==> flow/design.v <==
module Booth4(
    input   wire    [63:0]  A,
    input   wire    [2:0]   B_pp,
    output  reg     [64:0]  PP,
    output  wire    E,
    output  wire    S
);
    assign E = ((B_pp == 3'b000) || (A[63] == B_pp[2])) && (B_pp != 3'b111);
    assign S = B_pp[2];
    always @ (*) begin
        case (B_pp)
            3'b000: PP = 65'b0;
            3'b001: PP = {A[63], A};
            3'b010: PP = {A[63], A};
            3'b011: PP = {A, 1'b0};
            3'b100: PP = ~{A, 1'b0};
            3'b101: PP = ~{A[63], A};
            3'b110: PP = ~{A[63], A};
            3'b111: PP = ~65'b0;
        endcase
    end
endmodule
module booth_mul64(
    input   wire    clk,
    input   wire    nrst,
    input   wire    [63:0]  A,
    input   wire    [63:0]  B,
    output  reg     [127:0] P,
    input   wire    start,
    output  wire    ready
);
    localparam S_IDLE = 2'b00;
    localparam S_LOAD = 2'b01;
    localparam S_BUSY = 2'b10;
    localparam S_FINISH = 2'b11;
    reg [1:0] STATE;
    reg [1:0] next_state;
    reg [5:0] count;
    assign ready = (STATE == S_IDLE);
    reg [63:0] A_buf;
    reg [64:0] B_buf;
    reg [67:0] P_cur;
    reg [63:0] P_sft;
    reg [63:0] Ss;
    wire [64:0] PP;
    wire E, S;
    Booth4 enc(A_buf, B_buf[2:0], PP, E, S);
    always @ (*) begin
        next_state = STATE;
        if (STATE == S_IDLE && start == 1'b1)
            next_state = S_LOAD;
        if (STATE == S_LOAD)
            next_state = S_BUSY;
        if (STATE == S_BUSY && count == 6'd31)
            next_state = S_FINISH;
        if (STATE == S_FINISH)
            next_state = S_IDLE;
    end
    always @ (posedge clk or negedge nrst) begin
        if (~nrst) begin
            STATE <= S_IDLE;
        end
        else begin
            STATE <= next_state;
        end
    end
    always @ (posedge clk or negedge nrst) begin
        if (~nrst) begin
            count <= 6'd0;
        end
        else begin
            if (STATE == S_BUSY)
                count <= count + 1;
            else
                count <= 6'd0;
        end
    end
    always @ (posedge clk or negedge nrst) begin
        if (~nrst) begin
            A_buf <= 64'd0;
            B_buf <= 64'd0;
        end
        else begin
            if (next_state == S_LOAD) begin
                A_buf <= A;
                B_buf <= {B, 1'b0};
            end
            else if (STATE == S_BUSY) begin
                B_buf <= B_buf >> 2;
            end
        end
    end
    always @ (posedge clk or negedge nrst) begin
        if (~nrst) begin
            P_cur <= 68'd0;
            P_sft <= 64'd0;
        end
        else begin
            if (STATE == S_BUSY) begin
                if (count == 6'd0)
                    {P_cur, P_sft} <= {(P_cur + {E, ~E, ~E, PP}), P_sft} >> 2;
                else
                    {P_cur, P_sft} <= {(P_cur + {1'b1, E, PP}), P_sft} >> 2;
            end
            else begin
                P_cur <= 68'd0;
                P_sft <= 64'd0;
            end
        end
    end
    always @ (posedge clk or negedge nrst) begin
        if (~nrst) begin
            Ss <= 64'b0;
        end
        else begin
            if (STATE == S_BUSY) begin
                Ss <= {1'b0, S, Ss[63:2]};
            end
            else begin
                Ss <= 64'd0;
            end
        end
    end
    always @ (posedge clk or negedge nrst) begin
        if (~nrst) begin
            P <= 128'd0;
        end
        else begin
            if (STATE == S_FINISH) begin
                P <= {P_cur[63:0], P_sft} + Ss;
            end
            else if (next_state == S_LOAD) begin
                P <= 128'd0;
            end
        end
    end
endmodule
# ---- Tool chain data of booth_mul64
# Module booth_mul64 before and after one edit of its RTL, step after step.
# Lines under "orig" count in the file above, lines under "edited" in the edited file.
# "delta": "edited" minus "orig" as printed here.
# Cell names lack the library's common part.
# The mark n/a stands for no value.
dict set report inputs {
  top {booth_mul64}
  clock {clk}
  lib {sky130hd}
  corner {tt_025C_1v80}
}

# ---- The edit
# Unified diff, file above to edited file.
# This change comes from a script, not from a designer; no optimisation was intended.
# begin of diff
@@ -99,5 +99,5 @@
             if (STATE == S_BUSY) begin
                 if (count == 6'd0)
-                    {P_cur, P_sft} <= {(P_cur + {E, ~E, ~E, PP}), P_sft} >> 2;
+                    {P_cur, P_sft} <= {(P_cur ^ {E, ~E, ~E, PP}), P_sft} >> 2;
                 else
                     {P_cur, P_sft} <= {(P_cur + {1'b1, E, PP}), P_sft} >> 2;
# end of diff

# ---- Elaborated design
# Source: Yosys, flattened and elaborated, memories not mapped. Widths are those after wreduce. Registers that Yosys merges into a memory's read port (data or address) are not register bits. Print and check cells do not count. Equal cells are merged and count once.
# item orig edited delta
set bits {}
lappend bits {register_bits 458 458 0}
lappend bits {input_bits 131 131 0}
lappend bits {out_inout_bits 129 129 0}
lappend bits {word_cells 55 55 0}
# item orig edited delta
set classes {}
lappend classes {n_addsub 4 3 -1}
lappend classes {n_eq 14 14 0}
lappend classes {n_mux 15 15 0}
lappend classes {bitwise 3 4 1}
lappend classes {reduce_logical 11 11 0}
# cell orig edited delta
set op_table {}
lappend op_table {{66-bit by 68-bit adder with 68-bit output} 1 0 -1}
lappend op_table {{66-bit by 68-bit XOR with 68-bit output} 0 1 1}
# Unchanged operator kinds not shown: 28.

# ---- Depth
# Yosys ltp: most cells in a row. Word level: on the elaborated netlist, between registers, memories and ports. Mapped: between sequential cells and ports; inverters and the memories' decode and read muxes count.
# item orig edited delta
set depth {}
lappend depth {depth_word 9 9 0}
lappend depth {ABC_AREA 0 0 n/a}
lappend depth {mapped_depth 20 18 -2}

# ---- Synthesis result
# Source: synth_stat.txt of the flow (Yosys; design flattened, memories mapped). It holds for the ABC_AREA given above (unset counts as 0); a run with the other value may have another netlist.
# cell_type orig edited delta
set types {}
lappend types {a21oi_1 165 229 64}
lappend types {nand2_1 534 577 43}
lappend types {clkbuf_1 159 198 39}
lappend types {nand4_1 33 71 38}
lappend types {xor2_1 82 49 -33}
lappend types {a21o_1 56 28 -28}
lappend types {xnor2_1 107 81 -26}
lappend types {o211ai_1 6 28 22}
lappend types {o21ai_1 4 25 21}
lappend types {or3_1 10 29 19}
lappend types {a22o_1 15 2 -13}
lappend types {and4_1 7 18 11}
lappend types {o22ai_1 70 80 10}
lappend types {a211oi_1 6 16 10}
lappend types {nor2_1 266 274 8}
lappend types {a211o_1 1 9 8}
lappend types {nand3_1 57 64 7}
lappend types {nand2b_1 10 17 7}
# Unchanged cell types not shown: 9.
# Not every row of either side is listed.
# item orig edited delta
set synth_totals {}
lappend synth_totals {mapped_cells 2898 3157 259}
lappend synth_totals {mapped_area_mm2 0.025054 0.0264116 0.0013576}
lappend synth_totals {seq_area_mm2 0.0107365 0.0107365 0.0000000}
lappend synth_totals {ff_cells 429 429 0}
lappend synth_totals {n_buf 179 208 29}
# The figures by module come from a second, unflattened synthesis with its own total; it is not the netlist above.
# item orig edited delta
set hier_totals {}
lappend hier_totals {hier_cells 2871 3059 188}
lappend hier_totals {area_unflattened_mm2 0.0254569 0.0265805 0.0011236}
# Each row is one instance without its submodules.
# module n_inst cells mod_area_mm2 mod_seq_area_mm2
set modules_orig {}
lappend modules_orig {booth_mul64 1 2552 0.0231885 0.0107365}
lappend modules_orig {Booth4 1 319 0.0022684 0}
# module n_inst cells mod_area_mm2 mod_seq_area_mm2
set modules_edited {}
lappend modules_edited {booth_mul64 1 2740 0.0243121 0.0107365}
lappend modules_edited {Booth4 1 319 0.0022684 0}

# ---- Worst setup path after synthesis
# OpenSTA on the mapped netlist: ideal clock, no wires. The path of least setup slack (recovery checks aside). Input and output delay are each 20% of the period. Register names are those of the netlist, which keeps one name where synthesis merged equal registers.
# item orig edited delta
set synth_timing {}
lappend synth_timing {path_type {register to register} {register to register} n/a}
lappend synth_timing {start {reg B_buf[1]} {reg B_buf[1]} n/a}
lappend synth_timing {end {reg P_cur[63]} {reg P_cur[65]} n/a}
lappend synth_timing {clock_period_ns 6.0 6.0 0.0}
lappend synth_timing {setup_ns 0.128 0.119 -0.009}
lappend synth_timing {launch_ns 0.000 0.000 0.000}
lappend synth_timing {arrival_ns 4.128 3.765 -0.363}
lappend synth_timing {setup_slack_ns 1.745 2.116 0.371}
lappend synth_timing {delay_ns 4.256 3.884 -0.372}
lappend synth_timing {stages 19 18 -1}
lappend synth_timing {path_buffers 2 4 2}
lappend synth_timing {synth_period_reached_ns 4.255 3.884 -0.371}
# "delay_ns" = arrival - input delay + setup time.
# "stages" counts driving pins, that of a launching flip-flop among them; a cell with two outputs on the path counts twice.
# "synth_period_reached_ns" = period - worst setup slack (recovery checks aside). The figure is calculated, with input and output delays left at 20% of the set period.
# Between the ends stands the longest chain of elaborated cells between them, by number of cells; it is not shown to be the way that was timed. Of several equally long chains one is given.
# A line is the first line of the expression or statement that the cell stems from. Yosys adds cells for indexed reads and writes and turns some case tables into memories.
# A register here has more assigning lines than the two given.
dict set report synth_via_orig {
  path_cell_list {dfrtp_1 -> clkbuf_1 -> clkbuf_1 -> o22ai_1 -> nor2_1 -> nor2_1 -> a221oi_1 -> ha_1 -> a21oi_1 -> a2111oi_4 -> o21ai_2 -> o21ai_2 -> a21oi_2 -> o41a_1 -> o21a_1 -> o211ai_2 -> a31oi_1 -> o221ai_2 -> mux2_1}
  elab_chain_len 7
  cells_between 19
  classes_between {2 x add/sub; 8 x eq/ne; 3 x mux; 1 x logic; 5 x reduce/logical}
}
# item line_no
set synth_lines_orig {}
lappend synth_lines_orig {{from (decl)} 41} ;# reg [64:0] B_buf;
lappend synth_lines_orig {{from (assign)} 86} ;# B_buf <= {B, 1'b0};
lappend synth_lines_orig {{from (assign)} 89} ;# B_buf <= B_buf >> 2;
lappend synth_lines_orig {{3-bit logical NOT} 8} ;# assign E = ((B_pp == 3'b000) || (A[63] == B_pp[2])) && (B_pp != 3'b111);
lappend synth_lines_orig {{1-bit logical OR} 8}
lappend synth_lines_orig {{1-bit logical AND} 8}
lappend synth_lines_orig {{1-bit inverter} 101} ;# {P_cur, P_sft} <= {(P_cur + {E, ~E, ~E, PP}), P_sft} >> 2;
lappend synth_lines_orig {{66-bit by 68-bit adder with 68-bit output} 101}
lappend synth_lines_orig {{66-bit 2-to-1 mux} 100} ;# if (count == 6'd0)
lappend synth_lines_orig {{66-bit 2-to-1 mux} 99} ;# if (STATE == S_BUSY) begin
lappend synth_lines_orig {{to (assign)} 95} ;# P_cur <= 68'd0;
lappend synth_lines_orig {{to (assign)} 106} ;# P_cur <= 68'd0;
dict set report synth_via_edited {
  path_cell_list {dfrtp_1 -> clkbuf_1 -> clkbuf_1 -> clkbuf_1 -> a21oi_1 -> nor2_1 -> nor2_1 -> a221oi_1 -> ha_1 -> clkbuf_1 -> a21oi_1 -> o21ai_0 -> or4_1 -> a311oi_1 -> o21ai_0 -> a21boi_0 -> nor3_1 -> o21a_1}
  elab_chain_len 6
  cells_between 18
  classes_between {1 x add/sub; 8 x eq/ne; 3 x mux; 1 x logic; 5 x reduce/logical}
}
# item line_no
set synth_lines_edited {}
lappend synth_lines_edited {{from (decl)} 41} ;# reg [64:0] B_buf;
lappend synth_lines_edited {{from (assign)} 86} ;# B_buf <= {B, 1'b0};
lappend synth_lines_edited {{from (assign)} 89} ;# B_buf <= B_buf >> 2;
lappend synth_lines_edited {{3-bit == test} 11} ;# case (B_pp)
lappend synth_lines_edited {{2-bit OR reduction} n/a}
lappend synth_lines_edited {{65-bit case mux with 6-bit select} 11}
lappend synth_lines_edited {{66-bit by 67-bit adder with 68-bit output} 103} ;# {P_cur, P_sft} <= {(P_cur + {1'b1, E, PP}), P_sft} >> 2;
lappend synth_lines_edited {{66-bit 2-to-1 mux} 100} ;# if (count == 6'd0)
lappend synth_lines_edited {{66-bit 2-to-1 mux} 99} ;# if (STATE == S_BUSY) begin
lappend synth_lines_edited {{to (assign)} 95} ;# P_cur <= 68'd0;
lappend synth_lines_edited {{to (assign)} 106} ;# P_cur <= 68'd0;

# ---- Path in the finished layout
# From the final timing report of the runs of pair A: the path of least setup slack in the routed layout; clock arrival at registers is part of the times.
# item orig edited delta
set layout_timing {}
lappend layout_timing {path_type {register to register} {register to register} n/a}
lappend layout_timing {start {reg B_buf[1]} {reg B_buf[1]} n/a}
lappend layout_timing {end {reg P_cur[63]} {reg P_cur[62]} n/a}
lappend layout_timing {clock_period_ns 5.13 5.13 0.00}
lappend layout_timing {setup_ns 0.11 0.14 0.03}
lappend layout_timing {launch_ns 0.61 0.60 -0.01}
lappend layout_timing {arrival_ns 5.27 5.10 -0.17}
lappend layout_timing {setup_slack_ns 0.34 0.49 0.15}
lappend layout_timing {stages 17 15 -2}
lappend layout_timing {path_buffers 1 1 0}
# Between the ends stands the longest chain of elaborated cells between them, by number of cells; it is not shown to be the way that was timed. Of several equally long chains one is given.
# A register here has more assigning lines than the two given.
dict set report layout_via_orig {
  path_cell_list {dfrtp_4 -> xor2_1 -> and2_2 -> buf_4 -> a221oi_1 -> ha_1 -> nand2_1 -> a2111oi_4 -> o21ai_2 -> o21ai_2 -> a21oi_2 -> o41a_1 -> o21a_1 -> o211ai_2 -> a31oi_1 -> o221ai_2 -> mux2_1}
  elab_chain_len 7
  cells_between 19
  classes_between {2 x add/sub; 8 x eq/ne; 3 x mux; 1 x logic; 5 x reduce/logical}
}
# item line_no
set layout_lines_orig {}
lappend layout_lines_orig {{from (decl)} 41} ;# reg [64:0] B_buf;
lappend layout_lines_orig {{from (assign)} 86} ;# B_buf <= {B, 1'b0};
lappend layout_lines_orig {{from (assign)} 89} ;# B_buf <= B_buf >> 2;
lappend layout_lines_orig {{3-bit logical NOT} 8} ;# assign E = ((B_pp == 3'b000) || (A[63] == B_pp[2])) && (B_pp != 3'b111);
lappend layout_lines_orig {{1-bit logical OR} 8}
lappend layout_lines_orig {{1-bit logical AND} 8}
lappend layout_lines_orig {{1-bit inverter} 101} ;# {P_cur, P_sft} <= {(P_cur + {E, ~E, ~E, PP}), P_sft} >> 2;
lappend layout_lines_orig {{66-bit by 68-bit adder with 68-bit output} 101}
lappend layout_lines_orig {{66-bit 2-to-1 mux} 100} ;# if (count == 6'd0)
lappend layout_lines_orig {{66-bit 2-to-1 mux} 99} ;# if (STATE == S_BUSY) begin
lappend layout_lines_orig {{to (assign)} 95} ;# P_cur <= 68'd0;
lappend layout_lines_orig {{to (assign)} 106} ;# P_cur <= 68'd0;
dict set report layout_via_edited {
  path_cell_list {dfrtp_4 -> xor2_1 -> and2_2 -> buf_4 -> a221oi_1 -> ha_1 -> a21oi_1 -> o21ai_0 -> a311oi_1 -> o211ai_1 -> o21ai_0 -> nand2_1 -> a31oi_1 -> mux2i_1 -> o211ai_1}
  elab_chain_len 6
  cells_between 15
  classes_between {1 x add/sub; 7 x eq/ne; 3 x mux; 1 x logic; 3 x reduce/logical}
}
# item line_no
set layout_lines_edited {}
lappend layout_lines_edited {{from (decl)} 41} ;# reg [64:0] B_buf;
lappend layout_lines_edited {{from (assign)} 86} ;# B_buf <= {B, 1'b0};
lappend layout_lines_edited {{from (assign)} 89} ;# B_buf <= B_buf >> 2;
lappend layout_lines_edited {{3-bit == test} 11} ;# case (B_pp)
lappend layout_lines_edited {{2-bit OR reduction} n/a}
lappend layout_lines_edited {{65-bit case mux with 6-bit select} 11}
lappend layout_lines_edited {{66-bit by 67-bit adder with 68-bit output} 103} ;# {P_cur, P_sft} <= {(P_cur + {1'b1, E, PP}), P_sft} >> 2;
lappend layout_lines_edited {{66-bit 2-to-1 mux} 100} ;# if (count == 6'd0)
lappend layout_lines_edited {{66-bit 2-to-1 mux} 99} ;# if (STATE == S_BUSY) begin
lappend layout_lines_edited {{to (assign)} 95} ;# P_cur <= 68'd0;
lappend layout_lines_edited {{to (assign)} 106} ;# P_cur <= 68'd0;

# ---- Measured runs
# Both versions went through the flow (Yosys, OpenROAD) with the same settings in each pair. Constraints: input delay and output delay 20% of the set period each, output load 0.01 pF.
dict set report flow_settings_pair_A {
  CORE_UTILIZATION 40
  period_ns 5.13
  CAP_MARGIN 20
  CORE_MARGIN 2
  SLEW_MARGIN 20
}
# item orig edited delta
set measured_pair_A {}
lappend measured_pair_A {yosys.chip_area_mm2 0.025054 0.0264116 0.0013576}
lappend measured_pair_A {total_die_area_mm2 0.0646532 0.0681001 0.0034469}
lappend measured_pair_A {finalCellArea_mm2 0.0302352 0.0315302 0.0012950}
lappend measured_pair_A {fin_util_pct 48.9 48.1 -0.8}
lappend measured_pair_A {setup_worst_slack_ns 0.343 0.490 0.147}
lappend measured_pair_A {power_mw 17.216 17.331 0.115}
# "power_mw": no workload was simulated; the value follows from the tool's default switching activity.
